==> flow/design.v <==
`timescale 1 ns / 1 ns
module FM_demodulator
          (
           clk,
           reset,
           clk_enable,
           inp_I,
           inp_Q,
           out_fm
          );
  input   clk;
  input   reset;
  input   clk_enable;
  input   signed [38:0] inp_I;   
  input   signed [38:0] inp_Q;   
  output  [12:0] out_fm;   
  wire enb;
  reg signed [38:0] Delay1_out1;   
  reg signed [38:0] Delay2_out1;   
  reg signed [38:0] Delay4_out1;   
  wire signed [31:0] Sum4_sub_cast;   
  wire signed [31:0] Sum4_sub_cast_1;   
  wire signed [31:0] Sum4_sub_temp;   
  wire signed [29:0] Sum4_out1;   
  wire signed [68:0] Product_mul_temp;   
  wire signed [32:0] Product_out1;   
  reg signed [38:0] Delay3_out1;   
  wire signed [30:0] Sum3_sub_cast;   
  wire signed [30:0] Sum3_sub_cast_1;   
  wire signed [30:0] Sum3_sub_temp;   
  wire signed [28:0] Sum3_out1;   
  wire signed [67:0] Product2_mul_temp;   
  wire signed [32:0] Product2_out1;   
  wire signed [31:0] Sum5_sub_cast;   
  wire signed [31:0] Sum5_sub_cast_1;   
  wire signed [31:0] Sum5_sub_temp;   
  wire [12:0] OUTPUT_rsvd;   
  reg [12:0] OUTPUT_rsvdreg;
  assign enb = clk_enable;
  always @(posedge clk or posedge reset)
    begin : Delay1_process
      if (reset == 1'b1) begin
        Delay1_out1 <= 39'sh0000000000;
      end
      else begin
        if (enb) begin
          Delay1_out1 <= inp_I;
        end
      end
    end
  always @(posedge clk or posedge reset)
    begin : Delay2_process
      if (reset == 1'b1) begin
        Delay2_out1 <= 39'sh0000000000;
      end
      else begin
        if (enb) begin
          Delay2_out1 <= inp_Q;
        end
      end
    end
  always @(posedge clk or posedge reset)
    begin : Delay4_process
      if (reset == 1'b1) begin
        Delay4_out1 <= 39'sh0000000000;
      end
      else begin
        if (enb) begin
          Delay4_out1 <= Delay2_out1;
        end
      end
    end
  assign Sum4_sub_cast = inp_Q[38:7];
  assign Sum4_sub_cast_1 = Delay4_out1[38:7];
  assign Sum4_sub_temp = Sum4_sub_cast - Sum4_sub_cast_1;
  assign Sum4_out1 = Sum4_sub_temp[29:0];
  assign Product_mul_temp = Delay1_out1 * Sum4_out1;
  assign Product_out1 = Product_mul_temp[66:34];
  always @(posedge clk or posedge reset)
    begin : Delay3_process
      if (reset == 1'b1) begin
        Delay3_out1 <= 39'sh0000000000;
      end
      else begin
        if (enb) begin
          Delay3_out1 <= Delay1_out1;
        end
      end
    end
  assign Sum3_sub_cast = inp_I[38:8];
  assign Sum3_sub_cast_1 = Delay3_out1[38:8];
  assign Sum3_sub_temp = Sum3_sub_cast - Sum3_sub_cast_1;
  assign Sum3_out1 = Sum3_sub_temp[28:0];
  assign Product2_mul_temp = Sum3_out1 * Delay2_out1;
  assign Product2_out1 = Product2_mul_temp[65:33];
  assign Sum5_sub_cast = {Product_out1[32], Product_out1[32:2]};
  assign Sum5_sub_cast_1 = {Product2_out1[32], Product2_out1[32:2]};
  assign Sum5_sub_temp = Sum5_sub_cast - Sum5_sub_cast_1;
  assign OUTPUT_rsvd = Sum5_sub_temp[29:17];
always @(posedge clk)
    begin : OUTPUT_rsvdreg_process    
        if (enb) begin
          OUTPUT_rsvdreg <= OUTPUT_rsvd;
       end
    end
  assign out_fm = OUTPUT_rsvdreg;
endmodule   
==> Tool chain data of FM_demodulator <==
The steps from the RTL of FM_demodulator to its reports follow in flow order.
Line numbers count from 1 in the design file above.
Cell names lack the library's common part.
{ "inputs": {"top": "FM_demodulator", "clk_port": "clk", "cell_library": "sky130hd", "corner": "tt_025C_1v80"} }

==> Elaborated design <==
Source: Yosys, flattened and elaborated, memories not mapped. Widths are those after wreduce; folded enables and synchronous resets count as part of the registers. Registers that Yosys merges into a memory's read port (data or address) are not register bits. Print and check cells do not count. Equal cells are merged and count once.
{ "classes": {"add_sub_neg": 3, "n_mul": 2} }
{ "ops": {"columns": ["op", "count"], "rows": [
  ["39-bit by 30-bit multiplier with 66-bit output", 1],
  ["29-bit by 39-bit multiplier with 65-bit output", 1],
  ["30-bit subtractor", 2],
  ["29-bit subtractor", 1]
]} }
{ "word_totals": {"register_bits": 165} }

==> Longest topological paths <==
Longest topological path by Yosys (ltp), each cell counted once; first at word level (registers and memories cut), then after technology mapping (sequential cells cut; the memories' decode and read muxes count).
{ "logic_depth": {"ltp_word": 3, "ABC_AREA": 0, "depth_mapped": 61, "ltp_nobuf": 60} }

==> After synthesis <==
Yosys stat after the flow's synthesis: flattened, memories mapped to cells. It holds for the ABC_AREA given above (unset counts as 0); a run with the other value may have another netlist.
The area totals of this step are shown rounded.
{ "by_type": {"columns": ["cell_type", "count"], "rows": [
  ["fa_1", 2317],
  ["inv_1", 2538],
  ["nand2_1", 1707],
  ["ha_1", 452],
  ["dfrtp_1", 137],
  ["and2_1", 463],
  ["clkbuf_1", 473],
  ["xnor2_1", 116],
  ["mux2_2", 82],
  ["nor2b_1", 103],
  ["o21ai_0", 117],
  ["a21oi_1", 116],
  ["nand2b_1", 90],
  ["nor2_1", 124],
  ["a21o_1", 59],
  ["edfxtp_1", 13],
  ["xor2_1", 42],
  ["o21a_1", 29]
]} }
Other cell types: 47; their cells: 278.
{ "mapped": {"stdcells": 9256, "yosys_area_um2": 84170, "seq_area_um2": 3819, "flip_flops": 150, "buf_cells": 495} }

==> Path before layout <==
OpenSTA on the mapped netlist: ideal clock, no wires. The path of least setup slack (recovery checks aside). Input and output delay are each 20% of the period. Register names are those of the netlist, which keeps one name where synthesis merged equal registers.
{ "synth_timing": {"path_kind": "input to register", "start": "input inp_Q[7]", "end": "register OUTPUT_rsvdreg[12]", "clock_period_ns": 25.0, "in_delay_ns": 5.000, "launch_ns": 5.000, "t_arrival_ns": 17.459, "required_time_ns": 24.732, "slack_ns": 7.274, "delay_ns": 12.727, "stages": 57, "path_buffers": 2, "period_less_setup_slack_ns": 17.726} }
"delay_ns" = arrival - input delay + setup time.
"stages": output pins that drive a net of the path, with the launching flip-flop's if there is one; two outputs of one cell count as two.
"period_less_setup_slack_ns" is the clock period less the worst setup slack; recovery checks do not enter. This is arithmetic on one report: input and output delays are still those of the set period (20% each).
Between the ends stands the longest chain of elaborated cells between them, by number of cells; it is not shown to be the way that was timed. Of several equally long chains one is given.
Each line given opens the expression or statement behind the cell; cells for indexed reads and writes are added by Yosys, which also makes memories of some case tables.
{ "synth_via": {"cell_sequence": "inv_1 -> ha_1 -> fa_1 -> nor2b_1 -> o31ai_1 -> a2111oi_0 -> o311ai_0 -> a21boi_0 -> o21a_1 -> o21a_1 -> o21ai_0 -> nand2b_1 -> nand2_1 -> o221ai_1 -> xor2_1 -> clkbuf_1 -> clkbuf_1 -> nand2_1 -> (+21 left out) -> o21ai_0 -> nor2_1 -> o21a_1 -> xnor2_1 -> ha_1 -> a21o_1 -> a21o_1 -> o21ai_0 -> nor2b_1 -> o21a_1 -> nor4_1 -> a221oi_1 -> o21ai_2 -> a221o_1 -> a21oi_2 -> xnor3_1 -> xor3_1 -> xnor3_1", "elab_chain_cells": 3, "cells_between": 3, "cone_lines": 3, "classes_between": "2 x add/sub; 1 x mul"} }
{ "synth_rtl": {"columns": ["element", "line_no", "rtl"], "rows": [
  ["start, declared", 15, "input   signed [38:0] inp_Q;"],
  ["30-bit subtractor", 75, "assign Sum4_sub_temp = Sum4_sub_cast - Sum4_sub_cast_1;"],
  ["39-bit by 30-bit multiplier with 66-bit output", 77, null],
  ["30-bit subtractor", 98, "assign Sum5_sub_temp = Sum5_sub_cast - Sum5_sub_cast_1;"],
  ["end, assigned", 103, "OUTPUT_rsvdreg <= OUTPUT_rsvd;"],
  ["end, declared", 38, "reg [12:0] OUTPUT_rsvdreg;"]
]} }

==> Worst path after layout <==
Path of least setup slack in the final report of stored run 2 (OpenROAD, finished layout, wires in). Where an end is a register, its clock arrival counts in the times.
{ "layout_timing": {"path_kind": "input to register", "start": "input inp_Q[7]", "end": "register OUTPUT_rsvdreg[12]", "clock_period_ns": 21.1, "in_delay_ns": 4.22, "launch_ns": 4.22, "t_arrival_ns": 20.03, "required_time_ns": 21.39, "slack_ns": 1.36, "stages": 57, "path_buffers": 4} }
Between the ends stands the longest chain of elaborated cells between them, by number of cells; it is not shown to be the way that was timed. Of several equally long chains one is given.
{ "layout_via": {"cell_sequence": "clkdlybuf4s50_1 -> inv_1 -> ha_1 -> fa_1 -> nor2b_1 -> o31ai_1 -> a2111oi_0 -> buf_4 -> o311ai_0 -> a21boi_0 -> o21a_1 -> o21a_1 -> o21ai_0 -> nand2b_1 -> nand2_1 -> nand2b_1 -> a21oi_1 -> xnor2_2 -> (+21 left out) -> nor2_1 -> o21ai_0 -> o41ai_1 -> xnor2_1 -> ha_1 -> a21o_1 -> a21o_1 -> o21ai_0 -> nor2b_1 -> o21a_1 -> nor4_1 -> a221oi_1 -> o21ai_2 -> a221o_1 -> a21oi_2 -> xnor3_1 -> xor3_1 -> xnor3_1", "elab_chain_cells": 3, "cells_between": 3, "cone_lines": 3, "classes_between": "2 x add/sub; 1 x mul"} }
{ "layout_rtl": {"columns": ["element", "line_no", "rtl"], "rows": [
  ["start, declared", 15, "input   signed [38:0] inp_Q;"],
  ["30-bit subtractor", 75, "assign Sum4_sub_temp = Sum4_sub_cast - Sum4_sub_cast_1;"],
  ["39-bit by 30-bit multiplier with 66-bit output", 77, null],
  ["30-bit subtractor", 98, "assign Sum5_sub_temp = Sum5_sub_cast - Sum5_sub_cast_1;"],
  ["end, assigned", 103, "OUTPUT_rsvdreg <= OUTPUT_rsvd;"],
  ["end, declared", 38, "reg [12:0] OUTPUT_rsvdreg;"]
]} }

Data sheet: physical implementation of FM_demodulator

Below are 5 stored runs of the flow (Yosys, OpenROAD; platform sky130hd) on FM_demodulator, each with its settings and what was measured, unordered. Constraints: input delay and output delay 20% of the set period each, output load 0.01 pF.
"achieved_period_ns" means the clock period less the worst setup slack. The figure is calculated, with input and output delays left at 20% of the set period.
"worstPathTime_ns" = time allowed to the worst setup path (clock period - input delay - output delay, where it has them) - its slack; a late launch clock adds to it, a late capture clock takes from it.
The measured numbers are rounded.
[
  {
    "run": "stored run 1",
    "settings": { "CELL_PAD_IN_SITES_DETAIL_PLACEMENT": 2, "CELL_PAD_IN_SITES_GLOBAL_PLACEMENT": 2, "CORE_ASPECT_RATIO": 0.63, "CORE_MARGIN": 3, "CORE_UTILIZATION": 40, "CTS_CLUSTER_SIZE": 69, "GPL_ROUTABILITY_DRIVEN": 0, "GPL_TIMING_DRIVEN": 0, "MAX_ROUTING_LAYER": "met4", "MIN_ROUTING_LAYER": "met2", "SETUP_SLACK_MARGIN": -1.69, "TNS_END_PERCENT": 95, "period_ns": 25.0, "CAP_MARGIN": 20, "SLEW_MARGIN": 20 },
    "outcome": "not finished: routing ended with error GRT-0116"
  },
  {
    "run": "stored run 2",
    "settings": { "CORE_UTILIZATION": 40, "period_ns": 21.1, "CAP_MARGIN": 20, "CORE_MARGIN": 2, "SLEW_MARGIN": 20 },
    "results": { "ws_setup_ns": 1.362, "worstPathTime_ns": 15.52, "path_kind": "input to register", "tns_ns": 0.000, "achieved_period_ns": 19.738, "worst_hold_slack_ns": 0.498, "cell_area_final_um2": 89090, "final_util_frac": 0.426, "synth_chip_area_um2": 84170, "die_footprint_um2": 214100 }
  },
  {
    "run": "stored run 3",
    "settings": { "ABC_AREA": 1, "CELL_PAD_IN_SITES_DETAIL_PLACEMENT": 0, "CELL_PAD_IN_SITES_GLOBAL_PLACEMENT": 3, "CORE_ASPECT_RATIO": 0.74, "CORE_MARGIN": 7, "CORE_UTILIZATION": 36, "CTS_CLUSTER_DIAMETER": 151, "CTS_CLUSTER_SIZE": 49, "GPL_ROUTABILITY_DRIVEN": 0, "GPL_TIMING_DRIVEN": 1, "HOLD_SLACK_MARGIN": 0.04, "MAX_ROUTING_LAYER": "met4", "MIN_ROUTING_LAYER": "met2", "PLACE_DENSITY_LB_ADDON": 0.19, "SETUP_SLACK_MARGIN": 3.73, "SLEW_MARGIN": 30, "TNS_END_PERCENT": 90, "period_ns": 12.9, "CAP_MARGIN": 20 },
    "outcome": "not finished: routing ended with error GRT-0116"
  },
  {
    "run": "stored run 4",
    "settings": { "CORE_MARGIN": 4, "CORE_UTILIZATION": 56, "GPL_ROUTABILITY_DRIVEN": 1, "PLACE_DENSITY_LB_ADDON": 0.11, "SLEW_MARGIN": 40, "period_ns": 13.1, "CAP_MARGIN": 20 },
    "results": { "worstPathTime_ns": 12.22, "path_kind": "input to register", "final_util_frac": 0.64, "tns_ns": -15.25, "die_footprint_um2": 156600, "worst_hold_slack_ns": 0.497, "cell_area_final_um2": 95740, "synth_chip_area_um2": 84170, "achieved_period_ns": 14.836, "ws_setup_ns": -1.736 }
  },
  {
    "run": "stored run 5",
    "settings": { "ABC_AREA": 0, "CAP_MARGIN": 30, "CELL_PAD_IN_SITES_DETAIL_PLACEMENT": 2, "CORE_MARGIN": 3, "CORE_UTILIZATION": 31, "CTS_CLUSTER_DIAMETER": 392, "GPL_TIMING_DRIVEN": 0, "PLACE_DENSITY": 0.46, "SETUP_SLACK_MARGIN": 5.0, "SLEW_MARGIN": 5, "period_ns": 32.3 },
    "results": { "tns_ns": 0.000, "worst_hold_slack_ns": 0.525, "die_footprint_um2": 277800, "final_util_frac": 0.341, "cell_area_final_um2": 91870, "synth_chip_area_um2": 84170, "worstPathTime_ns": 18.21, "path_kind": "input to register", "achieved_period_ns": 24.668, "ws_setup_ns": 7.632 }
  }
]
